==> flow/design.v <==
`timescale 1ns / 1ps
module display_controller(
	input clk,  
	input rst,
	output hSync, vSync,
	output reg bright,
	output reg[9:0] hCount, 
	output reg [9:0] vCount  
	);
	always @ (posedge clk, posedge rst)
		begin
		if (rst)
			begin
			hCount <= 0;
			vCount <= 0;
			end
		else if (hCount < 10'd799)
			begin
			hCount <= hCount + 1;
			end
		else if (vCount < 10'd524)
			begin
			hCount <= 0;
			vCount <= vCount + 1;
			end
		else
			begin
			hCount <= 0;
			vCount <= 0;
			end
		end
	assign hSync = (hCount < 96) ? 0:1;
	assign vSync = (vCount < 2) ? 0:1;
	always @(posedge clk, posedge rst)
		begin
		if (rst)
			bright <= 0;
		else if(hCount > 10'd143 && hCount < 10'd784 && vCount > 10'd34 && vCount < 10'd516)
			bright <= 1;
		else
			bright <= 0;
		end	
endmodule
`timescale 1ns / 1ps
module game_control(
	input clk,
	input en,  
	input bright,
	input rst,
	input up, input left, input right, input down,
	input [9:0] hCount, vCount,
	output reg [11:0] rgb,
	output reg [3:0] lives 
   );
	wire block_fill;
	wire block_white_fill_2;
	wire block_white_fill_3;
	wire block_white_fill_4;
	wire block_white_fill_5;
	wire block_white_fill_6;
	wire block_white_fill_7;
	wire block_white_fill_8;
	wire block_white_fill_9;
	wire block_white_fill_10;
	wire block_white_fill_11;
	wire block_red_fill_2;
	wire block_red_fill_3;
	wire block_red_fill_4;
	wire block_red_fill_5;
	wire block_red_fill_6;
	wire block_red_fill_7;
	wire block_red_fill_8;
	wire block_red_fill_9;
	wire block_red_fill_10;
	wire block_red_fill_11;
	wire block_blue_fill_2;
	wire block_blue_fill_3;
	wire block_blue_fill_4;
	wire block_blue_fill_5;
	wire block_blue_fill_6;
	wire block_blue_fill_7;
	wire block_blue_fill_8;
	wire block_blue_fill_9;
	wire block_blue_fill_10;
	wire block_blue_fill_11;
	wire ball_fill;
	wire start_screen;
	wire win_screen;
	wire lost_screen;
	reg [1:0] enablewhite2;
	reg [1:0] enablewhite3;
	reg [1:0] enablewhite4;
	reg [1:0] enablewhite5;
	reg [1:0] enablewhite6;
	reg [1:0] enablewhite7;
	reg [1:0] enablewhite8;
	reg [1:0] enablewhite9;
	reg [1:0] enablewhite10;
	reg [1:0] enablewhite11;
	reg [1:0] enablered2;
	reg [1:0] enablered3;
	reg [1:0] enablered4;
	reg [1:0] enablered5;
	reg [1:0] enablered6;
	reg [1:0] enablered7;
	reg [1:0] enablered8;
	reg [1:0] enablered9;
	reg [1:0] enablered10;
	reg [1:0] enablered11;
	reg [1:0] enableblue2;
	reg [1:0] enableblue3;
	reg [1:0] enableblue4;
	reg [1:0] enableblue5;
	reg [1:0] enableblue6;
	reg [1:0] enableblue7;
	reg [1:0] enableblue8;
	reg [1:0] enableblue9;
	reg [1:0] enableblue10;
	reg [1:0] enableblue11;
	reg reg_down;
	reg [9:0] xpos, ypos;
	reg [9:0] xpos2, ypos2;
	reg [1:0] move;
	reg [1:0] ydirection;
	reg [1:0] ydir_b, ydir_n;
	reg ydir_nset;
	reg [1:0] xdirection;
	reg [1:0] xspeed;
	parameter BLACK  = 12'b0000_0000_0000;
	parameter WHITE  = 12'b1111_1111_1111;
	parameter RED    = 12'b1111_0000_0000;
	parameter GREEN  = 12'b0000_1111_0000;
	parameter GREY   = 12'b0101_0101_0101;
	parameter YELLOW = 12'b1111_1111_0000;
	parameter CYAN   = 12'b0000_1111_1111;
	parameter BLUE   = 12'b0000_0000_1111;
	always@ (*) begin
		if(reg_down == 1)
			if(~bright )	 
				rgb = 12'b0000_0000_0000;
			else if (lives < 1 && lost_screen && !(enableblue2 == 0 && enableblue3 == 0 && enableblue4 == 0 && enableblue5 == 0 && enableblue6 == 0 && enableblue7 == 0 
			&& enableblue8 == 0 && enableblue9 == 0 && enableblue10 == 0 && enableblue11 == 0 && enablered2 == 0 && enablered3 == 0 && enablered4 == 0 
			&& enablered5 == 0 && enablered6 == 0 && enablered7 == 0 && enablered8 == 0 && enablered9 == 0 && enablered10 == 0 && enablered11 == 0 &&
			enablewhite2 == 0 && enablewhite3 == 0 && enablewhite4 == 0 && enablewhite5 == 0 && enablewhite6 == 0 && enablewhite7 == 0 && enablewhite8 == 0 && 
			enablewhite9 == 0 && enablewhite10 == 0 && enablewhite11 == 0))
				rgb = RED;
			else if (lives >= 1 && block_fill && !(enableblue2 == 0 && enableblue3 == 0 && enableblue4 == 0 && enableblue5 == 0 && enableblue6 == 0 && enableblue7 == 0 
			&& enableblue8 == 0 && enableblue9 == 0 && enableblue10 == 0 && enableblue11 == 0 && enablered2 == 0 && enablered3 == 0 && enablered4 == 0 
			&& enablered5 == 0 && enablered6 == 0 && enablered7 == 0 && enablered8 == 0 && enablered9 == 0 && enablered10 == 0 && enablered11 == 0 &&
			enablewhite2 == 0 && enablewhite3 == 0 && enablewhite4 == 0 && enablewhite5 == 0 && enablewhite6 == 0 && enablewhite7 == 0 && enablewhite8 == 0 && 
			enablewhite9 == 0 && enablewhite10 == 0 && enablewhite11 == 0)) 
				rgb = GREY; 
			else if (lives >= 1 && block_white_fill_2 || block_white_fill_3 || block_white_fill_4 || block_white_fill_5 || block_white_fill_6 || block_white_fill_7|| 
			block_white_fill_8 || block_white_fill_9 || block_white_fill_10 || block_white_fill_11) 
				rgb = WHITE; 
			else if (lives >= 1 && block_red_fill_2 || block_red_fill_3 || block_red_fill_4 || block_red_fill_5 || block_red_fill_6 || block_red_fill_7|| 
			block_red_fill_8 || block_red_fill_9 || block_red_fill_10 || block_red_fill_11)
				rgb = RED; 
			else if (lives >= 1 && block_blue_fill_2 || block_blue_fill_3 || block_blue_fill_4 || block_blue_fill_5 || block_blue_fill_6 || block_blue_fill_7|| 
			block_blue_fill_8 || block_blue_fill_9 || block_blue_fill_10 || block_blue_fill_11)
				rgb = BLUE;
			else if (lives >= 1 && ball_fill && !(enableblue2 == 0 && enableblue3 == 0 && enableblue4 == 0 && enableblue5 == 0 && enableblue6 == 0 && enableblue7 == 0 
			&& enableblue8 == 0 && enableblue9 == 0 && enableblue10 == 0 && enableblue11 == 0 && enablered2 == 0 && enablered3 == 0 && enablered4 == 0 
			&& enablered5 == 0 && enablered6 == 0 && enablered7 == 0 && enablered8 == 0 && enablered9 == 0 && enablered10 == 0 && enablered11 == 0 &&
			enablewhite2 == 0 && enablewhite3 == 0 && enablewhite4 == 0 && enablewhite5 == 0 && enablewhite6 == 0 && enablewhite7 == 0 && enablewhite8 == 0 && 
			enablewhite9 == 0 && enablewhite10 == 0 && enablewhite11 == 0))
				rgb = CYAN;
			else if(lives >= 1 && enableblue2 == 0 && enableblue3 == 0 && enableblue4 == 0 && enableblue5 == 0 && enableblue6 == 0 && enableblue7 == 0 
			&& enableblue8 == 0 && enableblue9 == 0 && enableblue10 == 0 && enableblue11 == 0 && enablered2 == 0 && enablered3 == 0 && enablered4 == 0 
			&& enablered5 == 0 && enablered6 == 0 && enablered7 == 0 && enablered8 == 0 && enablered9 == 0 && enablered10 == 0 && enablered11 == 0 &&
			enablewhite2 == 0 && enablewhite3 == 0 && enablewhite4 == 0 && enablewhite5 == 0 && enablewhite6 == 0 && enablewhite7 == 0 && enablewhite8 == 0 && 
			enablewhite9 == 0 && enablewhite10 == 0 && enablewhite11 == 0 && win_screen)
				rgb = GREEN;
			else	
				rgb= BLACK;	
		else
		  if(~bright )	 
		      rgb = 12'b0000_0000_0000;
		  else if (start_screen)
		      rgb = YELLOW;
		  else
		      rgb = BLACK;
	end
	assign block_fill= vCount>=(ypos-5) && vCount<=(ypos+5) && hCount>=(xpos-50) && hCount<=(xpos+50);
	assign start_screen = ((hCount>= 10'd148) && (hCount <= 10'd776)) && ((vCount >= 10'd40) && (vCount <= 10'd600));
	assign win_screen = ((hCount>= 10'd148) && (hCount <= 10'd776)) && ((vCount >= 10'd40) && (vCount <= 10'd600));
	assign lost_screen = ((hCount>= 10'd148) && (hCount <= 10'd776)) && ((vCount >= 10'd40) && (vCount <= 10'd600));
	assign block_white_fill_2= ((hCount>= 10'd148) && (hCount <= 10'd209)) && ((vCount >= 10'd40) && (vCount <= 10'd90) && (enablewhite2)) ? 1 : 0;
	assign block_white_fill_3= ((hCount>= 10'd211) && (hCount <= 10'd272)) && ((vCount >= 10'd40) && (vCount <= 10'd90) && (enablewhite3)) ? 1 : 0;
	assign block_white_fill_4= ((hCount>= 10'd274) && (hCount <= 10'd335)) && ((vCount >= 10'd40) && (vCount <= 10'd90) && (enablewhite4)) ? 1 : 0;
	assign block_white_fill_5= ((hCount>= 10'd337) && (hCount <= 10'd398)) && ((vCount >= 10'd40) && (vCount <= 10'd90) && (enablewhite5)) ? 1 : 0;
	assign block_white_fill_6= ((hCount>= 10'd400) && (hCount <= 10'd461)) && ((vCount >= 10'd40) && (vCount <= 10'd90) && (enablewhite6)) ? 1 : 0;
	assign block_white_fill_7= ((hCount>= 10'd463) && (hCount <= 10'd524)) && ((vCount >= 10'd40) && (vCount <= 10'd90) && (enablewhite7)) ? 1 : 0;
	assign block_white_fill_8= ((hCount>= 10'd526) && (hCount <= 10'd587)) && ((vCount >= 10'd40) && (vCount <= 10'd90) && (enablewhite8)) ? 1 : 0;
	assign block_white_fill_9= ((hCount>= 10'd589) && (hCount <= 10'd650)) && ((vCount >= 10'd40) && (vCount <= 10'd90) && (enablewhite9)) ? 1 : 0;
	assign block_white_fill_10= ((hCount>= 10'd652) && (hCount <= 10'd713)) && ((vCount >= 10'd40) && (vCount <= 10'd90) && (enablewhite10)) ? 1 : 0;
	assign block_white_fill_11= ((hCount>= 10'd715) && (hCount <= 10'd776)) && ((vCount >= 10'd40) && (vCount <= 10'd90) && (enablewhite11)) ? 1 : 0;
	assign block_red_fill_2= ((hCount>= 10'd148) && (hCount <= 10'd209)) && ((vCount >= 10'd91) && (vCount <= 10'd141) && (enablered2)) ? 1 : 0;
	assign block_red_fill_3= ((hCount>= 10'd211) && (hCount <= 10'd272)) && ((vCount >= 10'd91) && (vCount <= 10'd141) && (enablered3)) ? 1 : 0;
	assign block_red_fill_4= ((hCount>= 10'd274) && (hCount <= 10'd335)) && ((vCount >= 10'd91) && (vCount <= 10'd141) && (enablered4)) ? 1 : 0;
	assign block_red_fill_5= ((hCount>= 10'd337) && (hCount <= 10'd398)) && ((vCount >= 10'd91) && (vCount <= 10'd141) && (enablered5)) ? 1 : 0;
	assign block_red_fill_6= ((hCount>= 10'd400) && (hCount <= 10'd461)) && ((vCount >= 10'd91) && (vCount <= 10'd141) && (enablered6)) ? 1 : 0;
	assign block_red_fill_7= ((hCount>= 10'd463) && (hCount <= 10'd524)) && ((vCount >= 10'd91) && (vCount <= 10'd141) && (enablered7)) ? 1 : 0;
	assign block_red_fill_8= ((hCount>= 10'd526) && (hCount <= 10'd587)) && ((vCount >= 10'd91) && (vCount <= 10'd141) && (enablered8)) ? 1 : 0;
	assign block_red_fill_9= ((hCount>= 10'd589) && (hCount <= 10'd650)) && ((vCount >= 10'd91) && (vCount <= 10'd141) && (enablered9)) ? 1 : 0;
	assign block_red_fill_10= ((hCount>= 10'd652) && (hCount <= 10'd713)) && ((vCount >= 10'd91) && (vCount <= 10'd141) && (enablered10)) ? 1 : 0;
	assign block_red_fill_11= ((hCount>= 10'd715) && (hCount <= 10'd776)) && ((vCount >= 10'd91) && (vCount <= 10'd141) && (enablered11)) ? 1 : 0;
	assign block_blue_fill_2= ((hCount>= 10'd148) && (hCount <= 10'd209)) && ((vCount >= 10'd142) && (vCount <= 10'd192) && (enableblue2)) ? 1 : 0;
	assign block_blue_fill_3= ((hCount>= 10'd211) && (hCount <= 10'd272)) && ((vCount >= 10'd142) && (vCount <= 10'd192) && (enableblue3)) ? 1 : 0;
	assign block_blue_fill_4= ((hCount>= 10'd274) && (hCount <= 10'd335)) && ((vCount >= 10'd142) && (vCount <= 10'd192) && (enableblue4)) ? 1 : 0;
	assign block_blue_fill_5= ((hCount>= 10'd337) && (hCount <= 10'd398)) && ((vCount >= 10'd142) && (vCount <= 10'd192) && (enableblue5)) ? 1 : 0;
	assign block_blue_fill_6= ((hCount>= 10'd400) && (hCount <= 10'd461)) && ((vCount >= 10'd142) && (vCount <= 10'd192) && (enableblue6)) ? 1 : 0;
	assign block_blue_fill_7= ((hCount>= 10'd463) && (hCount <= 10'd524)) && ((vCount >= 10'd142) && (vCount <= 10'd192) && (enableblue7)) ? 1 : 0;
	assign block_blue_fill_8= ((hCount>= 10'd526) && (hCount <= 10'd587)) && ((vCount >= 10'd142) && (vCount <= 10'd192) && (enableblue8)) ? 1 : 0;
	assign block_blue_fill_9= ((hCount>= 10'd589) && (hCount <= 10'd650)) && ((vCount >= 10'd142) && (vCount <= 10'd192) && (enableblue9)) ? 1 : 0;
	assign block_blue_fill_10= ((hCount>= 10'd652) && (hCount <= 10'd713)) && ((vCount >= 10'd142) && (vCount <= 10'd192) && (enableblue10)) ? 1 : 0;
	assign block_blue_fill_11= ((hCount>= 10'd715) && (hCount <= 10'd776)) && ((vCount >= 10'd142) && (vCount <= 10'd192) && (enableblue11)) ? 1 : 0;
	assign ball_fill =  (vCount>=(ypos2) && vCount<=(ypos2) && hCount>=(xpos2-10) && hCount<=(xpos2+10) || 
	                     vCount>=(ypos2-1) && vCount<=(ypos2+1) && hCount>=(xpos2-10) && hCount<=(xpos2+10)||
						 vCount>=(ypos2-2) && vCount<=(ypos2+2) && hCount>=(xpos2-10) && hCount<=(xpos2+10)|| 
	                     vCount>=(ypos2-3) && vCount<=(ypos2+3) && hCount>=(xpos2-8) && hCount<=(xpos2+8)||
						 vCount>=(ypos2-4) && vCount<=(ypos2+4) && hCount>=(xpos2-8) && hCount<=(xpos2+8) ||
	                     vCount>=(ypos2-5) && vCount<=(ypos2+5) && hCount>=(xpos2-6) && hCount<=(xpos2+6) ||
						 vCount>=(ypos2-6) && vCount<=(ypos2+6) && hCount>=(xpos2-6) && hCount<=(xpos2+6) ||
	                     vCount>=(ypos2-7) && vCount<=(ypos2+7) && hCount>=(xpos2-4) && hCount<=(xpos2+4)||
						 vCount>=(ypos2-7) && vCount<=(ypos2+7) && hCount>=(xpos2-4) && hCount<=(xpos2+4)||
	                     vCount>=(ypos2-8) && vCount<=(ypos2+8) && hCount>=(xpos2-2) && hCount<=(xpos2+2) ||
	                     vCount>=(ypos2-9) && vCount<=(ypos2+9) && hCount>=(xpos2-1) && hCount<=(xpos2+1));
	always@ (posedge clk, posedge rst)
		begin
			if(rst)
			begin
				reg_down <= 0;
				move <= 0;
			end	
		    else if (en && down) 
				reg_down <= 1;
			else if(en && up && reg_down == 1)
				move <=1;
		end
	always@(posedge clk, posedge rst) 
	begin
		if(rst)
			begin 
				lives <= 3'd3;
				enablewhite2 <= 1;
				enablewhite3 <= 1;
				enablewhite4 <= 1;
				enablewhite5 <= 1;
				enablewhite6 <= 1;
				enablewhite7 <= 1;
				enablewhite8 <= 1;
				enablewhite9 <= 1;
				enablewhite10 <= 1;
				enablewhite11 <= 1;
				enablered2 <= 1;
				enablered3 <= 1;
				enablered4 <= 1;
				enablered5 <= 1;
				enablered6 <= 1;
				enablered7 <= 1;
				enablered8 <= 1;
				enablered9 <= 1;
				enablered10 <= 1;
				enablered11 <= 1;
				enableblue2 <= 1;
				enableblue3 <= 1;
				enableblue4 <= 1;
				enableblue5 <= 1;
				enableblue6 <= 1;
				enableblue7 <= 1;
				enableblue8 <= 1;
				enableblue9 <= 1;
				enableblue10 <= 1;
				enableblue11 <= 1;
				xpos <= 450;
				ypos <= 470;
				xpos2 <= 450;
				ypos2 <= 456;
				ydirection <= 1;
				xdirection <= 2;
				xspeed <= 0;
			end
		else if (en && reg_down == 1)
			begin
			ydir_b = ydirection;
			ydir_n = ydirection;
			ydir_nset = 1'b0;
			if ((ypos2 + 4 > 465) && (ypos2 + 4 < 467) && ydir_b == 0) 
				begin
					if ((xpos2 >= xpos - 50) && (xpos2 <= xpos + 50))
						begin ydir_n = 1; ydir_nset = 1'b1; end
					if ((xpos2 >= xpos - 1) && (xpos2 <= xpos + 1))
						begin
							xdirection <= 2;
							xspeed <= 0;
						end
					if ((xpos2 >= xpos - 50) && (xpos2 <= xpos -27))
						begin
							xdirection <= 0;
							xspeed <= 2;
						end
					if ((xpos2 >= xpos - 26) && (xpos2 <= xpos - 2))
						begin
							xdirection <= 0;
							xspeed <= 1;
						end
					if ((xpos2 >= xpos + 2) && (xpos2 <= xpos + 26))
						begin
							xdirection <= 1;
							xspeed <= 1;
						end
					if ((xpos2 >= xpos + 27) && (xpos2 <= xpos +50))
					begin
						xdirection <= 1;
						xspeed <= 2;
					end
			end
			begin
				if ((ypos2 - 4 <= 192))
					begin
						if ((xpos2 - 10 >= 148) && (xpos2 + 10 <= 210) && (enableblue2))
						begin
							enableblue2 <= 0;
							ydir_b = 0;
						end
						if ((xpos2 - 10 >= 211) && (xpos2 + 10 <= 273) && (enableblue3))
						begin
							enableblue3 <= 0;
							ydir_b = 0;
						end
						if ((xpos2 - 10 >= 274) && (xpos2 + 10 <= 336) && (enableblue4))
						begin
							enableblue4 <= 0;
							ydir_b = 0;
						end
						if ((xpos2 - 10 >= 337) && (xpos2 + 10 <= 399) && (enableblue5))
						begin
							enableblue5 <= 0;
							ydir_b = 0;
						end
						if ((xpos2 - 10 >= 400) && (xpos2 + 10 <= 462) && (enableblue6))
						begin
							enableblue6 <= 0;
							ydir_b = 0;
						end
						if ((xpos2 - 10 >= 461) && (xpos2 + 10 <= 525) && (enableblue7))
						begin
							enableblue7 <= 0;
							ydir_b = 0;
						end
						if ((xpos2 - 10 >= 526) && (xpos2 + 10 <= 588) && (enableblue8))
						begin
							enableblue8 <= 0;
							ydir_b = 0;
						end
						if ((xpos2 - 10 >= 589) && (xpos2 + 10 <= 651) && (enableblue9))
						begin
							enableblue9 <= 0;
							ydir_b = 0;
						end
						if ((xpos2 - 10 >= 652) && (xpos2 + 10 <= 714) && (enableblue10))
						begin
							enableblue10 <= 0;
							ydir_b = 0;
						end
						if ((xpos2 - 10 >= 715) && (xpos2 + 10 <= 778) && (enableblue11))
						begin
							enableblue11 <= 0;
							ydir_b = 0;
						end
					end
			end
			begin
				if ((ypos2 + 4 <= 146) && (ypos2 + 4 >= 142) && (ydir_b == 0))
					begin
						if ((xpos2 - 10 >= 148) && (xpos2 + 10 <= 210) && (enableblue2))
						begin
							enableblue2 <= 0;
							ydir_b = 1;
						end
						if ((xpos2 - 10 >= 211) && (xpos2 + 10 <= 273) && (enableblue3))
						begin
							enableblue3 <= 0;
							ydir_b = 1;
						end
						if ((xpos2 - 10 >= 274) && (xpos2 + 10 <= 336) && (enableblue4))
						begin
							enableblue4 <= 0;
							ydir_b = 1;
						end
						if ((xpos2 - 10 >= 337) && (xpos2 + 10 <= 399) && (enableblue5))
						begin
							enableblue5 <= 0;
							ydir_b = 1;
						end
						if ((xpos2 - 10 >= 400) && (xpos2 + 10 <= 462) && (enableblue6))
						begin
							enableblue6 <= 0;
							ydir_b = 1;
						end
						if ((xpos2 - 10 >= 463) && (xpos2 + 10 <= 525) && (enableblue7))
						begin
							enableblue7 <= 0;
							ydir_b = 1;
						end
						if ((xpos2 - 10 >= 526) && (xpos2 + 10 <= 588) && (enableblue8))
						begin
							enableblue8 <= 0;
							ydir_b = 1;
						end
						if ((xpos2 - 10 >= 589) && (xpos2 + 10 <= 651) && (enableblue9))
						begin
							enableblue9 <= 0;
							ydir_b = 1;
						end
						if ((xpos2 - 10 >= 652) && (xpos2 + 10 <= 714) && (enableblue10))
						begin
							enableblue10 <= 0;
							ydir_b = 1;
						end
						if ((xpos2 - 10 >= 715) && (xpos2 + 10 <= 776) && (enableblue11))
						begin
							enableblue11 <= 0;
							ydir_b = 1;
						end
					end
			end
			begin
				if ((ypos2 - 4 <= 192) && (ypos2 - 4 >= 142))
					begin
						if ((xpos2 - 10 >= 205) && (xpos2 - 10 <= 209) && (enableblue2))
						begin
							enableblue2 <= 0;
							xdirection <= 1;
						end
						if ((xpos2 + 10 >= 148) && (xpos2 + 10 <= 152) && (enableblue2))
						begin
							enableblue2 <= 0;
							xdirection <= 0;
						end
						if ((xpos2 - 10 >= 268) && (xpos2 - 10 <= 272) && (enableblue3))
						begin
							enableblue3 <= 0;
							xdirection <= 1;
						end
						if ((xpos2 + 10 >= 211) && (xpos2 + 10 <= 215) && (enableblue3))
						begin
							enableblue3 <= 0;
							xdirection <= 0;
						end
						if ((xpos2 - 10 >= 331) && (xpos2 - 10 <= 335) && (enableblue4))
						begin
							enableblue4 <= 0;
							xdirection <= 1;
						end
						if ((xpos2 + 10 >= 274) && (xpos2 + 10 <= 278) && (enableblue4))
						begin
							enableblue4 <= 0;
							xdirection <= 0;
						end
						if ((xpos2 - 10 >= 394) && (xpos2 - 10 <= 398) && (enableblue5))
						begin
							enableblue5 <= 0;
							xdirection <= 1;
						end
						if ((xpos2 + 10 >= 337) && (xpos2 + 10 <= 341) && (enableblue5))
						begin
							enableblue5 <= 0;
							xdirection <= 0;
						end
						if ((xpos2 - 10 >= 457) && (xpos2 - 10 <= 461) && (enableblue6))
						begin
							enableblue6 <= 0;
							xdirection <= 1;
						end
						if ((xpos2 + 10 >= 400) && (xpos2 + 10 <= 404) && (enableblue6))
						begin
							enableblue6 <= 0;
							xdirection <= 0;
						end
						if ((xpos2 - 10 >= 520) && (xpos2 - 10 <= 524) && (enableblue7))
						begin
							enableblue7 <= 0;
							xdirection <= 1;
						end
						if ((xpos2 + 10 >= 463) && (xpos2 + 10 <= 467) && (enableblue7))
						begin
							enableblue7 <= 0;
							xdirection <= 0;
						end
						if ((xpos2 - 10 >= 583) && (xpos2 - 10 <= 587) && (enableblue8))
						begin
							enableblue8 <= 0;
							xdirection <= 1;
						end
						if ((xpos2 + 10 >= 526) && (xpos2 + 10 <= 530) && (enableblue8))
						begin
							enableblue8 <= 0;
							xdirection <= 0;
						end
						if ((xpos2 - 10 >= 646) && (xpos2 - 10 <= 650) && (enableblue9))
						begin
							enableblue9 <= 0;
							xdirection <= 1;
						end
						if ((xpos2 + 10 >= 589) && (xpos2 + 10 <= 593) && (enableblue9))
						begin
							enableblue9 <= 0;
							xdirection <= 0;
						end
						if ((xpos2 - 10 >= 709) && (xpos2 - 10 <= 713) && (enableblue10))
						begin
							enableblue10 <= 0;
							xdirection <= 1;
						end
						if ((xpos2 + 10 >= 652) && (xpos2 + 10 <= 656) && (enableblue10))
						begin
							enableblue10 <= 0;
							xdirection <= 0;
						end
						if ((xpos2 - 10 >= 772) && (xpos2 - 10 <= 776) && (enableblue11))
						begin
							enableblue11 <= 0;
							xdirection <= 1;
						end
						if ((xpos2 + 10 >= 715) && (xpos2 + 10 <= 719) && (enableblue11))
						begin
							enableblue11 <= 0;
							xdirection <= 0;
						end
					end
			end
			begin
				if ((ypos2 - 4 <= 141))
					begin
						if ((xpos2 - 10 >= 148) && (xpos2 + 10 <= 210) && (enablered2))
						begin
							enablered2 <= 0;
							ydir_b = 0;
						end
						if ((xpos2 - 10 >= 211) && (xpos2 + 10 <= 273) && (enablered3))
						begin
							enablered3 <= 0;
							ydir_b = 0;
						end
						if ((xpos2 - 10 >= 274) && (xpos2 + 10 <= 336) && (enablered4))
						begin
							enablered4 <= 0;
							ydir_b = 0;
						end
						if ((xpos2 - 10 >= 337) && (xpos2 + 10 <= 399) && (enablered5))
						begin
							enablered5 <= 0;
							ydir_b = 0;
						end
						if ((xpos2 - 10 >= 400) && (xpos2 + 10 <= 462) && (enablered6))
						begin
							enablered6 <= 0;
							ydir_b = 0;
						end
						if ((xpos2 - 10 >= 463) && (xpos2 + 10 <= 525) && (enablered7))
						begin
							enablered7 <= 0;
							ydir_b = 0;
						end
						if ((xpos2 - 10 >= 526) && (xpos2 + 10 <= 588) && (enablered8))
						begin
							enablered8 <= 0;
							ydir_b = 0;
						end
						if ((xpos2 - 10 >= 589) && (xpos2 + 10 <= 651) && (enablered9))
						begin
							enablered9 <= 0;
							ydir_b = 0;
						end
						if ((xpos2 - 10 >= 652) && (xpos2 + 10 <= 714) && (enablered10))
						begin
							enablered10 <= 0;
							ydir_b = 0;
						end
						if ((xpos2 - 10 >= 715) && (xpos2 + 10 <= 778) && (enablered11))
						begin
							enablered11 <= 0;
							ydir_b = 0;
						end
					end
			end	
			begin
				if ((ypos2 + 4 <= 92) && ydir_b == 0)
					begin
						if ((xpos2 - 10 >= 148) && (xpos2 + 10 <= 210) && (enablered2))
						begin
							enablered2 <= 0;
							ydir_b = 1;
						end
						if ((xpos2 - 10 >= 211) && (xpos2 + 10 <= 273) && (enablered3))
						begin
							enablered3 <= 0;
							ydir_b = 1;
						end
						if ((xpos2 - 10 >= 274) && (xpos2 + 10 <= 336) && (enablered4))
						begin
							enablered4 <= 0;
							ydir_b = 1;
						end
						if ((xpos2 - 10 >= 337) && (xpos2 + 10 <= 399) && (enablered5))
						begin
							enablered5 <= 0;
							ydir_b = 1;
						end
						if ((xpos2 - 10 >= 400) && (xpos2 + 10 <= 462) && (enablered6))
						begin
							enablered6 <= 0;
							ydir_b = 1;
						end
						if ((xpos2 - 10 >= 463) && (xpos2 + 10 <= 525) && (enablered7))
						begin
							enablered7 <= 0;
							ydir_b = 1;
						end
						if ((xpos2 - 10 >= 526) && (xpos2 + 10 <= 588) && (enablered8))
						begin
							enablered8 <= 0;
							ydir_b = 1;
						end
						if ((xpos2 - 10 >= 589) && (xpos2 + 10 <= 651) && (enablered9))
						begin
							enablered9 <= 0;
							ydir_b = 1;
						end
						if ((xpos2 - 10 >= 652) && (xpos2 + 10 <= 714) && (enablered10))
						begin
							enablered10 <= 0;
							ydir_b = 1;
						end
						if ((xpos2 - 10 >= 715) && (xpos2 + 10 <= 778) && (enablered11))
						begin
							enablered11 <= 0;
							ydir_b = 1;
						end
					end
			end	
			begin
				if ((ypos2 - 4 <= 141) && (ypos2 - 4 >= 91))
					begin
						if ((xpos2 - 10 >= 205) && (xpos2 - 10 <= 209) && (enablered2))
						begin
							enablered2 <= 0;
							xdirection <= 1;
						end
						if ((xpos2 + 10 >= 148) && (xpos2 + 10 <= 152) && (enablered2))
						begin
							enablered2 <= 0;
							xdirection <= 0;
						end
						if ((xpos2 - 10 >= 268) && (xpos2 - 10 <= 272) && (enablered3))
						begin
							enablered3 <= 0;
							xdirection <= 1;
						end
						if ((xpos2 + 10 >= 211) && (xpos2 + 10 <= 215) && (enablered3))
						begin
							enablered3 <= 0;
							xdirection <= 0;
						end
						if ((xpos2 - 10 >= 331) && (xpos2 - 10 <= 335) && (enablered4))
						begin
							enablered4 <= 0;
							xdirection <= 1;
						end
						if ((xpos2 + 10 >= 274) && (xpos2 + 10 <= 278) && (enablered4))
						begin
							enablered4 <= 0;
							xdirection <= 0;
						end
						if ((xpos2 - 10 >= 394) && (xpos2 - 10 <= 398) && (enablered5))
						begin
							enablered5 <= 0;
							xdirection <= 1;
						end
						if ((xpos2 + 10 >= 337) && (xpos2 + 10 <= 341) && (enablered5))
						begin
							enablered5 <= 0;
							xdirection <= 0;
						end
						if ((xpos2 - 10 >= 457) && (xpos2 - 10 <= 461) && (enablered6))
						begin
							enablered6 <= 0;
							xdirection <= 1;
						end
						if ((xpos2 + 10 >= 400) && (xpos2 + 10 <= 404) && (enablered6))
						begin
							enablered6 <= 0;
							xdirection <= 0;
						end
						if ((xpos2 - 10 >= 520) && (xpos2 - 10 <= 524) && (enablered7))
						begin
							enablered7 <= 0;
							xdirection <= 1;
						end
						if ((xpos2 + 10 >= 463) && (xpos2 + 10 <= 467) && (enablered7))
						begin
							enablered7 <= 0;
							xdirection <= 0;
						end
						if ((xpos2 - 10 >= 583) && (xpos2 - 10 <= 587) && (enablered8))
						begin
							enablered8 <= 0;
							xdirection <= 1;
						end
						if ((xpos2 + 10 >= 526) && (xpos2 + 10 <= 530) && (enablered8))
						begin
							enablered8 <= 0;
							xdirection <= 0;
						end
						if ((xpos2 - 10 >= 646) && (xpos2 - 10 <= 650) && (enablered9))
						begin
							enablered9 <= 0;
							xdirection <= 1;
						end
						if ((xpos2 + 10 >= 589) && (xpos2 + 10 <= 593) && (enablered9))
						begin
							enablered9 <= 0;
							xdirection <= 0;
						end
						if ((xpos2 - 10 >= 709) && (xpos2 - 10 <= 713) && (enablered10))
						begin
							enablered10 <= 0;
							xdirection <= 1;
						end
						if ((xpos2 + 10 >= 652) && (xpos2 + 10 <= 656) && (enablered10))
						begin
							enablered10 <= 0;
							xdirection <= 0;
						end
						if ((xpos2 - 10 >= 772) && (xpos2 - 10 <= 776) && (enablered11))
						begin
							enablered11 <= 0;
							xdirection <= 1;
						end
						if ((xpos2 + 10 >= 715) && (xpos2 + 10 <= 719) && (enablered11))
						begin
							enablered11 <= 0;
							xdirection <= 0;
						end
					end
			end
			begin
				if ((ypos2 - 4 <= 90))
					begin
						if ((xpos2 - 10 >= 148) && (xpos2 + 10 <= 210) && (enablewhite2))
						begin
							enablewhite2 <= 0;
							ydir_b = 0;
						end
						if ((xpos2 - 10 >= 211) && (xpos2 + 10 <= 273) && (enablewhite3))
						begin
							enablewhite3 <= 0;
							ydir_b = 0;
						end
						if ((xpos2 - 10 >= 274) && (xpos2 + 10 <= 336) && (enablewhite4))
						begin
							enablewhite4 <= 0;
							ydir_b = 0;
						end
						if ((xpos2 - 10 >= 337) && (xpos2 + 10 <= 399) && (enablewhite5))
						begin
							enablewhite5 <= 0;
							ydir_b = 0;
						end
						if ((xpos2 - 10 >= 400) && (xpos2 + 10 <= 462) && (enablewhite6))
						begin
							enablewhite6 <= 0;
							ydir_b = 0;
						end
						if ((xpos2 - 10 >= 463) && (xpos2 + 10 <= 525) && (enablewhite7))
						begin
							enablewhite7 <= 0;
							ydir_b = 0;
						end
						if ((xpos2 - 10 >= 526) && (xpos2 + 10 <= 588) && (enablewhite8))
						begin
							enablewhite8 <= 0;
							ydir_b = 0;
						end
						if ((xpos2 - 10 >= 589) && (xpos2 + 10 <= 651) && (enablewhite9))
						begin
							enablewhite9 <= 0;
							ydir_b = 0;
						end
						if ((xpos2 - 10 >= 652) && (xpos2 + 10 <= 714) && (enablewhite10))
						begin
							enablewhite10 <= 0;
							ydir_b = 0;
						end
						if ((xpos2 - 10 >= 715) && (xpos2 + 10 <= 778) && (enablewhite11))
						begin
							enablewhite11 <= 0;
							ydir_b = 0;
						end
					end
			end
			begin
				if ((ypos2 - 4 <= 90) && (ypos2 - 4 >= 40))
					begin
						if ((xpos2 - 10 >= 205) && (xpos2 - 10 <= 209) && (enablewhite2))
						begin
							enablewhite2 <= 0;
							xdirection <= 1;
						end
						if ((xpos2 + 10 >= 148) && (xpos2 + 10 <= 152) && (enablewhite2))
						begin
							enablewhite2 <= 0;
							xdirection <= 0;
						end
						if ((xpos2 - 10 >= 268) && (xpos2 - 10 <= 272) && (enablewhite3))
						begin
							enablewhite3 <= 0;
							xdirection <= 1;
						end
						if ((xpos2 + 10 >= 211) && (xpos2 + 10 <= 215) && (enablewhite3))
						begin
							enablewhite3 <= 0;
							xdirection <= 0;
						end
						if ((xpos2 - 10 >= 331) && (xpos2 - 10 <= 335) && (enablewhite4))
						begin
							enablewhite4 <= 0;
							xdirection <= 1;
						end
						if ((xpos2 + 10 >= 274) && (xpos2 + 10 <= 278) && (enablewhite4))
						begin
							enablewhite4 <= 0;
							xdirection <= 0;
						end
						if ((xpos2 - 10 >= 394) && (xpos2 - 10 <= 398) && (enablewhite5))
						begin
							enablewhite5 <= 0;
							xdirection <= 1;
						end
						if ((xpos2 + 10 >= 337) && (xpos2 + 10 <= 341) && (enablewhite5))
						begin
							enablewhite5 <= 0;
							xdirection <= 0;
						end
						if ((xpos2 - 10 >= 457) && (xpos2 - 10 <= 461) && (enablewhite6))
						begin
							enablewhite6 <= 0;
							xdirection <= 1;
						end
						if ((xpos2 + 10 >= 400) && (xpos2 + 10 <= 404) && (enablewhite6))
						begin
							enablewhite6 <= 0;
							xdirection <= 0;
						end
						if ((xpos2 - 10 >= 520) && (xpos2 - 10 <= 524) && (enablewhite7))
						begin
							enablewhite7 <= 0;
							xdirection <= 1;
						end
						if ((xpos2 + 10 >= 463) && (xpos2 + 10 <= 467) && (enablewhite7))
						begin
							enablewhite7 <= 0;
							xdirection <= 0;
						end
						if ((xpos2 - 10 >= 583) && (xpos2 - 10 <= 587) && (enablewhite8))
						begin
							enablewhite8 <= 0;
							xdirection <= 1;
						end
						if ((xpos2 + 10 >= 526) && (xpos2 + 10 <= 530) && (enablewhite8))
						begin
							enablewhite8 <= 0;
							xdirection <= 0;
						end
						if ((xpos2 - 10 >= 646) && (xpos2 - 10 <= 650) && (enablewhite9))
						begin
							enablewhite9 <= 0;
							xdirection <= 1;
						end
						if ((xpos2 + 10 >= 589) && (xpos2 + 10 <= 593) && (enablewhite9))
						begin
							enablewhite9 <= 0;
							xdirection <= 0;
						end
						if ((xpos2 - 10 >= 709) && (xpos2 - 10 <= 713) && (enablewhite10))
						begin
							enablewhite10 <= 0;
							xdirection <= 1;
						end
						if ((xpos2 + 10 >= 652) && (xpos2 + 10 <= 656) && (enablewhite10))
						begin
							enablewhite10 <= 0;
							xdirection <= 0;
						end
						if ((xpos2 - 10 >= 772) && (xpos2 - 10 <= 776) && (enablewhite11))
						begin
							enablewhite11 <= 0;
							xdirection <= 1;
						end
						if ((xpos2 + 10 >= 715) && (xpos2 + 10 <= 719) && (enablewhite11))
						begin
							enablewhite11 <= 0;
							xdirection <= 0;
						end
					end
			end
		if ((ypos2 - 4 <= 41) && (ydir_b)) 
			begin ydir_n = 0; ydir_nset = 1'b1; end
		if ((xpos2 - 5 <= 147) && (xdirection == 0)) 
			xdirection <= 1;
		if ((xpos2 + 5 >= 777) && (xdirection == 1)) 
			xdirection <= 0;
		if(move && ypos2 <= 475)
			begin
				if (ydir_b == 1)
					ypos2 <= ypos2 - 2;
				else if (ydir_b == 0)
					ypos2 <= ypos2 + 2;
				else if (ydir_b == 2)
					ypos2 <= ypos2 - 1;
				if (xdirection == 0)
				begin
					if (xspeed == 2)
					begin
						if( xpos2 - 4 >= 148)
							xpos2 <= xpos2 - 4;
					end
					else if (xspeed == 1)
					begin
						if( xpos2 - 2 >= 148)
							xpos2 <= xpos2 - 2;
					end
				end
				else if (xdirection == 1)
				begin
					if (xspeed == 2)
					begin
						if( xpos2 + 4 <= 776)
							xpos2 <= xpos2 + 4;
					end
					else if (xspeed == 1)
					begin
						if( xpos2 + 2 <= 776)
							xpos2 <= xpos2 + 2;
					end
				end
				else if (xdirection == 2)
				begin
					xpos2 <= xpos2;
				end
			end
		else if (ypos2 >= 471)
			begin 
				lives <= lives - 3'd1;
				if (ypos2 >= 472)
					begin
						xpos <= 450;
						ypos <= 470;
						xpos2 <= 450;
						ypos2 <= 456;
						begin ydir_n = 1; ydir_nset = 1'b1; end
						xdirection <= 2;
					end
			end
		if(right) 
			begin
				xpos<=xpos+4;  
				if(xpos>=730)  
					xpos<=730;
			end
		else if(left) 
			begin
				xpos<=xpos-4;
				if(xpos<=200)
					xpos<=200;
			end
			ydirection <= ydir_nset ? ydir_n : ydir_b;
		end
	end
endmodule
module display_lives(
	input clk,
	input[3:0] displayNumber,
	output reg [3:0] anode,
	output reg [6:0] ssdOut	
    );
	reg [20:0] refresh;
	reg [3:0] LEDNumber;
	wire [1:0] LEDCounter;
	always @ (posedge clk)
	begin
		refresh <= refresh + 21'd1;
	end
	assign LEDCounter = refresh[20:19];
	always @ (*)
	 begin
		begin
			anode = 4'b1110;
			LEDNumber = displayNumber;
		end	
	end
	always @ (*)
    begin
        case (LEDNumber)
        4'd0: ssdOut = 7'b0000001;     
        4'd1: ssdOut = 7'b1001111; 
        4'd2: ssdOut = 7'b0010010; 
        4'd3: ssdOut = 7'b0000110;  
        default: ssdOut = 7'b0000110; 
        endcase
    end
endmodule
`timescale 1ns / 1ps
module vga_top(
	input ClkPort,
	input BtnC,
	input BtnU,
	input BtnD,
	input BtnR,
	input BtnL,
	input MoveTick,  
	output hSync, vSync,
	output [3:0] vgaR, vgaG, vgaB,
	output An0, An1, An2, An3, An4, An5, An6, An7,
	output Ca, Cb, Cc, Cd, Ce, Cf, Cg, Dp,
	output MemOE, MemWR, RamCS, QuadSpiFlashCS
	);
	wire Reset;
	assign Reset=BtnC;
	wire bright;
	wire[9:0] hc, vc;
	wire[3:0] lives;
	wire [6:0] ssdOut;
	wire [3:0] anode;
	wire [11:0] rgb;
	display_controller dc(.clk(ClkPort), .rst(Reset), .hSync(hSync), .vSync(vSync), .bright(bright), .hCount(hc), .vCount(vc));
	game_control sc(.clk(ClkPort), .en(MoveTick), .bright(bright), .rst(BtnC), .up(BtnU), .down(BtnD),.left(BtnL),.right(BtnR),.hCount(hc), .vCount(vc), .rgb(rgb), .lives(lives));
	display_lives cnt(.clk(ClkPort), .displayNumber(lives), .anode(anode), .ssdOut(ssdOut));
	assign vgaR = rgb[11 : 8];
	assign vgaG = rgb[7  : 4];
	assign vgaB = rgb[3  : 0];
	assign {MemOE, MemWR, RamCS, QuadSpiFlashCS} = 4'b1111;
	assign {An7, An6, An5, An4, An3, An2, An1, An0} = {4'b1111, anode};
	assign {Ca, Cb, Cc, Cd, Ce, Cf, Cg} = ssdOut[6 : 0];
	assign Dp = 1'b1;  
endmodule
### Tool chain data of vga_top

What the tools print for vga_top, step after step.
Lines are those of the file above, counted from 1.
Operators carry their Yosys type and port widths (W data, S select, Z words).
Cell names lack the library's common part.
The mark - stands for no value.

| inputs | value |
|---|---|
| design top | vga_top |
| clock port | ClkPort |
| cell library | sky130hd |
| library corner | tt_025C_1v80 |

### Word level

Counts by Yosys on the flattened word-level netlist (proc, flatten, opt, wreduce; memories kept). Register bits leave out memories and registers merged into their read ports (data or address). Print and check cells are left out. Cells with the same type and inputs are merged into one.

| operators by class | value |
|---|---|
| $add $sub $neg | 47 |
| multipliers | 0 |
| div/mod/pow operators | 0 |
| magnitude comparators | 168 |
| equal/unequal tests | 16 |
| shifts and indexed selects | 0 |
| mux-type cells | 412 |
| bitwise logic cells | 2 |
| reduce/logical cells | 412 |

Operator list:

| kind | number |
|---|---|
| $ge A10 B32 Y1 | 21 |
| $le A10 B32 Y1 | 21 |
| $mux W2 | 334 |
| $le A32 B10 Y1 const B | 17 |
| $ge A32 B10 Y1 const B | 14 |
| $ge A32 B9 Y1 const B | 13 |
| $le A32 B9 Y1 const B | 12 |
| $ge A32 B8 Y1 const B | 9 |
| $mux W10 | 26 |
| $le A32 B8 Y1 const B | 8 |
| $logic_and A1 B2 Y1 | 123 |
| $logic_and A1 B1 Y1 | 203 |
| $mux W12 | 10 |
| $add A10 B3 Y11 const B | 7 |
| $sub A10 B3 Y11 const B | 7 |
| $ge A10 B9 Y1 const B | 7 |
| $logic_not A2 Y1 | 35 |
| $le A32 B7 Y1 const B | 2 |
| $le A10 B10 Y1 const B | 6 |
| $le A10 B9 Y1 const B | 6 |
| $ge A10 B10 Y1 const B | 5 |
| $add A10 B2 Y11 const B | 4 |
| $sub A10 B2 Y11 const B | 4 |
| $add A10 B4 Y11 const B | 4 |
| $sub A10 B4 Y11 const B | 4 |
| $lt A10 B10 Y1 const B | 4 |
| $le A10 B8 Y1 const B | 4 |
| $mux W1 | 40 |

Not listed: further kinds 49, cells in them 107.

| bit counts | value |
|---|---|
| flip-flop bits (word level) | 123 |
| latch bits | 0 |
| RAM bits | 0 |
| ROM bits | 0 |
| clocked read ports x word width | 0 |
| memories | 0 |
| input bits | 7 |
| elaborated cells | 1099 |

### Depth

Longest topological path by Yosys (ltp), each cell counted once; first at word level (registers and memories cut), then after technology mapping (sequential cells cut; the memories' decode and read muxes count).

| depth | value |
|---|---|
| depth after elaboration | 77 |
| ABC_AREA | 0 |
| mapped depth | 22 |

### After synthesis

The flow's flattened synthesis, as Yosys stat reports it; memories are mapped. The netlist is that of the ABC_AREA named above (0 if unset); the other value can give another one.

Cells by type:

| cell | number | area in all (µm²) |
|---|---|---|
| ha_1 | 377 | 4.72E+03 |
| dfrtp_1 | 75 | 1876.8 |
| xnor2_1 | 207 | 1.81E+03 |
| dfstp_2 | 45 | 1.18E+03 |
| nand2_1 | 281 | 1.05E+03 |
| a21oi_1 | 200 | 1000.96 |
| nor2_1 | 265 | 994.704 |
| o21ai_0 | 158 | 790.758 |
| a21o_1 | 93 | 698.17 |
| nand3_1 | 98 | 490.47 |
| and2_1 | 63 | 394.128 |
| nand4_1 | 62 | 387.872 |
| nor3_1 | 76 | 380.365 |
| nor2b_1 | 55 | 344.08 |
| inv_1 | 90 | 337.824 |
| clkbuf_1 | 86 | 322.81 |
| nor4_1 | 51 | 319.056 |
| o21a_1 | 41 | 307.795 |

Other cell types: 104; their cells: 689.

| synthesis totals | value |
|---|---|
| cells in the netlist | 3012 |
| synthesis area | 22914.5 µm² |
| mapped flip-flops | 120 |

The figures by module come from a second, unflattened synthesis with its own total; it is not the netlist above.

| unflattened totals | value |
|---|---|
| cells (unflattened synthesis) | 2980 |
| area total of the unflattened synthesis | 22885.7 µm² |

Each row is one instance without its submodules.

By module:

| module | times used | cells | area (µm²) | seq. area (µm²) |
|---|---|---|---|---|
| game_control | 1 | 2834 | 21561.9 | 2533.7 |
| display_controller | 1 | 123 | 1162.4 | 525.5 |
| display_lives | 1 | 13 | 90.1 | 0.0 |
| vga_top | 1 | 10 | 71.3 | 0.0 |

### Worst setup path after synthesis

Path of least setup slack by OpenSTA after synthesis, without wires, with an ideal clock, recovery checks aside; 20% of the period is set as input and as output delay. Where synthesis merged equal registers, the netlist keeps one of their names.

| path post-synthesis | value |
|---|---|
| path kind | flip-flop to output port |
| from | reg sc.xpos2[2] |
| to | out vgaG[2] |
| period | 12000 ps |
| arrival time | 4471 ps |
| data required time | 9600 ps |
| path slack | 5129 ps |
| path delay | 4471 ps |
| stages | 21 |
| synthesis period reached | 6871 ps |

"path delay" is the arrival time less input delay plus setup time.
A path that ends at an output port has no setup time.
"stages": output pins that drive a net of the path, with the launching flip-flop's if there is one; two outputs of one cell count as two.
"synthesis period reached" = period - worst setup slack (recovery checks aside). The figure is calculated, with input and output delays left at 20% of the set period.
Between the ends stands the longest chain of elaborated cells between them, by number of cells; it is not shown to be the way that was timed. Of several equally long chains one is given.
Each line given opens the expression or statement behind the cell; cells for indexed reads and writes are added by Yosys, which also makes memories of some case tables.
At most two assigning lines are given for a register; there are more.

| on the way, post-synthesis | value |
|---|---|
| cells stage by stage | dfrtp_1 -> clkbuf_1 -> inv_1 -> ha_1 -> clkbuf_1 -> clkbuf_1 -> inv_1 -> ha_1 -> a21oi_1 -> o21bai_1 -> a21o_1 -> a21o_1 -> a21oi_1 -> nor2b_1 -> o21ai_0 -> a21oi_1 -> o32a_1 -> a21o_1 -> and3_1 -> a22oi_1 -> buf_4 |
| cells in the longest elaborated chain | 24 |
| elaborated cells between the ends (all ways) | 64 |
| those cells by class | add/sub (12); compare (12); mux (8); reduce/logical (32) |

RTL lines, path post-synthesis:

| item | RTL line | RTL |
|---|---|---|
| start, declared | 122 | `reg [9:0] xpos2, ypos2;` |
| start, assigned | 928 | `xpos2 <= xpos2 - 4;` |
| start, assigned | 933 | `xpos2 <= xpos2 - 2;` |
| $sub A10 B4 Y11 | 218 | `assign ball_fill = (vCount>=(ypos2) && vCount<=(ypos2) && hCount>=(xpos2-10) && hCount<=(xpos2+10) \|\|` |
| $ge A10 B32 Y1 | 218 |  |
| $logic_and A1 B1 Y1 x2 | 218 |  |
| $logic_or A1 B1 Y1 x10 | 218 |  |
| $logic_and A1 B1 Y1 x2 | 162 | `else if (lives >= 1 && ball_fill && !(enableblue2 == 0 && enableblue3 == 0 && enableblue4 == 0 && enableblue5 ...` |
| $mux W12 | 162 |  |
| $mux W12 | 159 | `else if (lives >= 1 && block_blue_fill_2 \|\| block_blue_fill_3 \|\| block_blue_fill_4 \|\| block_blue_fill_5 \|\| blo ...` |
| $mux W12 | 156 | `else if (lives >= 1 && block_red_fill_2 \|\| block_red_fill_3 \|\| block_red_fill_4 \|\| block_red_fill_5 \|\| block_r ...` |
| $mux W12 | 153 | `else if (lives >= 1 && block_white_fill_2 \|\| block_white_fill_3 \|\| block_white_fill_4 \|\| block_white_fill_5 \|\| ...` |
| $mux W12 | 147 | `else if (lives >= 1 && block_fill && !(enableblue2 == 0 && enableblue3 == 0 && enableblue4 == 0 && enableblue5 ...` |
| $mux W12 | 141 | `else if (lives < 1 && lost_screen && !(enableblue2 == 0 && enableblue3 == 0 && enableblue4 == 0 && enableblue5 ...` |
| $mux W12 | 139 | `if(~bright )` |
| $mux W12 | 138 | `if(reg_down == 1)` |
| end, declared | 1025 | `output [3:0] vgaR, vgaG, vgaB,` |

Nets of the timed path that keep an RTL name, with a line that drives or declares them; the list need not be complete.

Named nets, post-synthesis:

| signal | RTL line |
|---|---|
| vgaG[0] | 138 |

### Path in the finished layout

Path of least setup slack in the final report of entry B (OpenROAD, finished layout, wires in). Where an end is a register, its clock arrival counts in the times.
The path's times are printed in steps of 10 ps; the period is the one set.

| path after layout | value |
|---|---|
| path kind | flip-flop to output port |
| from | reg sc.xpos2[1] |
| to | out vgaB[2] |
| period | 9520 ps |
| arrival time | 6530 ps |
| data required time | 7620 ps |
| path slack | 1090 ps |
| stages | 18 |

Between the ends stands the longest chain of elaborated cells between them, by number of cells; it is not shown to be the way that was timed. Of several equally long chains one is given.
At most two assigning lines are given for a register; there are more.

| on the way, after layout | value |
|---|---|
| cells stage by stage | dfstp_2 -> inv_1 -> ha_1 -> ha_1 -> a21o_1 -> a21o_1 -> a21o_1 -> a21o_1 -> a21o_1 -> a2111oi_0 -> nor3_1 -> and4_1 -> a2111oi_1 -> buf_4 -> a21oi_1 -> o21ai_0 -> a31oi_1 -> clkdlybuf4s50_1 |
| cells in the longest elaborated chain | 24 |
| elaborated cells between the ends (all ways) | 64 |
| those cells by class | add/sub (12); compare (12); mux (8); reduce/logical (32) |

RTL lines, path after layout:

| item | RTL line | RTL |
|---|---|---|
| start, declared | 122 | `reg [9:0] xpos2, ypos2;` |
| start, assigned | 928 | `xpos2 <= xpos2 - 4;` |
| start, assigned | 933 | `xpos2 <= xpos2 - 2;` |
| $sub A10 B4 Y11 | 218 | `assign ball_fill = (vCount>=(ypos2) && vCount<=(ypos2) && hCount>=(xpos2-10) && hCount<=(xpos2+10) \|\|` |
| $ge A10 B32 Y1 | 218 |  |
| $logic_and A1 B1 Y1 x2 | 218 |  |
| $logic_or A1 B1 Y1 x10 | 218 |  |
| $logic_and A1 B1 Y1 x2 | 162 | `else if (lives >= 1 && ball_fill && !(enableblue2 == 0 && enableblue3 == 0 && enableblue4 == 0 && enableblue5 ...` |
| $mux W12 | 162 |  |
| $mux W12 | 159 | `else if (lives >= 1 && block_blue_fill_2 \|\| block_blue_fill_3 \|\| block_blue_fill_4 \|\| block_blue_fill_5 \|\| blo ...` |
| $mux W12 | 156 | `else if (lives >= 1 && block_red_fill_2 \|\| block_red_fill_3 \|\| block_red_fill_4 \|\| block_red_fill_5 \|\| block_r ...` |
| $mux W12 | 153 | `else if (lives >= 1 && block_white_fill_2 \|\| block_white_fill_3 \|\| block_white_fill_4 \|\| block_white_fill_5 \|\| ...` |
| $mux W12 | 147 | `else if (lives >= 1 && block_fill && !(enableblue2 == 0 && enableblue3 == 0 && enableblue4 == 0 && enableblue5 ...` |
| $mux W12 | 141 | `else if (lives < 1 && lost_screen && !(enableblue2 == 0 && enableblue3 == 0 && enableblue4 == 0 && enableblue5 ...` |
| $mux W12 | 139 | `if(~bright )` |
| $mux W12 | 138 | `if(reg_down == 1)` |
| end, declared | 1025 | `output [3:0] vgaR, vgaG, vgaB,` |

--- measured runs ---
vga_top through Yosys and OpenROAD on sky130hd: 6 stored runs, unordered, with their settings and measured results. The constraints put input and output delay at 20% of the set period each and load the outputs with 0.01 pF.
By "reached clock period" is meant the clock period of the run minus its worst setup slack. This is arithmetic on one report: input and output delays are still those of the set period (20% each).
By "critical path time" is meant the share of the clock period that the worst setup path is allowed (20% is reserved at inputs, 20% at outputs), minus its slack. Clock arrival times at its registers enter into it.
By "total power after layout" is meant OpenSTA's value without simulated activity: inputs other than the clock are taken to toggle once in ten clock periods, and the tool carries that through the logic.
"critical path time" is known to 10 ps.
Settings: - = not set for that run.
A result given as - is not shown for that run.

| run | ABC_AREA | CAP_MARGIN | CELL_PAD_IN_SITES_DETAIL_PLACEMENT | CELL_PAD_IN_SITES_GLOBAL_PLACEMENT | CORE_UTILIZATION | GPL_ROUTABILITY_DRIVEN | GPL_TIMING_DRIVEN | HOLD_SLACK_MARGIN | MAX_ROUTING_LAYER | PLACE_DENSITY_LB_ADDON | SLEW_MARGIN | TNS_END_PERCENT | period_ns | CORE_MARGIN | PLACE_DENSITY | CORE_ASPECT_RATIO | MIN_ROUTING_LAYER | SETUP_SLACK_MARGIN | critical path time (ps) | critical path kind | worst slack on setup checks (ps) | reached clock period (ps) | post-synthesis cell area (µm²) | standard-cell area after layout (µm²) | area inside the die boundary (µm²) | total negative slack (ps) | total power after layout (µW) | post-route worst hold slack (ps) |
|---|---|---|---|---|---|---|---|---|---|---|---|---|---|---|---|---|---|---|---|---|---|---|---|---|---|---|---|---|
| entry A | 1 | 30 | 2 | 3 | 51 | 1 | 0 | 0.04 | met4 | 0.02 | 10 | 30 | 9.28 | 2 | - | - | - | - | - | - | - | - | - | - | - | - | - | - |
| entry B | - | 20 | - | - | 40 | - | - | - | - | - | 20 | - | 9.52 | 2 | 0.6 | - | - | - | 6530 | flip-flop to output port | 1085 | 8435 | 22914.5 | 24360.9 | 59216.8 | 0 | 5534 | 463 |
| entry C | - | 20 | - | - | 54 | 0 | 0 | - | - | - | 10 | - | 9.19 | 2 | - | - | - | - | 7040 | flip-flop to output port | 310 | 8880 | 22914.5 | 24758.7 | 44097.9 | 0 | 5895 | 469 |
| entry D | - | 20 | - | - | 40 | - | - | - | - | - | 20 | - | 12.0 | 2 | 0.6 | - | - | - | 6960 | flip-flop to output port | 2644 | 9356 | 22914.5 | 24369.6 | 59216.8 | 0 | 4411 | 462 |
| entry E | - | 20 | - | - | 71 | - | - | - | - | - | 20 | - | 9.52 | 2 | 0.6 | - | - | - | 6430 | flip-flop to output port | 1183 | 8337 | 22914.5 | 23902.9 | 33727.3 | 0 | 5650 | 468 |
| entry F | - | 0 | - | - | 60 | 1 | - | - | met5 | 0.15 | 20 | - | 5.64 | 7 | - | 0.55 | met1 | 0.8 | 4390 | flip-flop to output port | 118 | 5522 | 22914.5 | 26753.2 | 44104.7 | 0 | 10937 | 459 |

Entry A: stopped before the end: placement reported FLW-0024
--- end ---
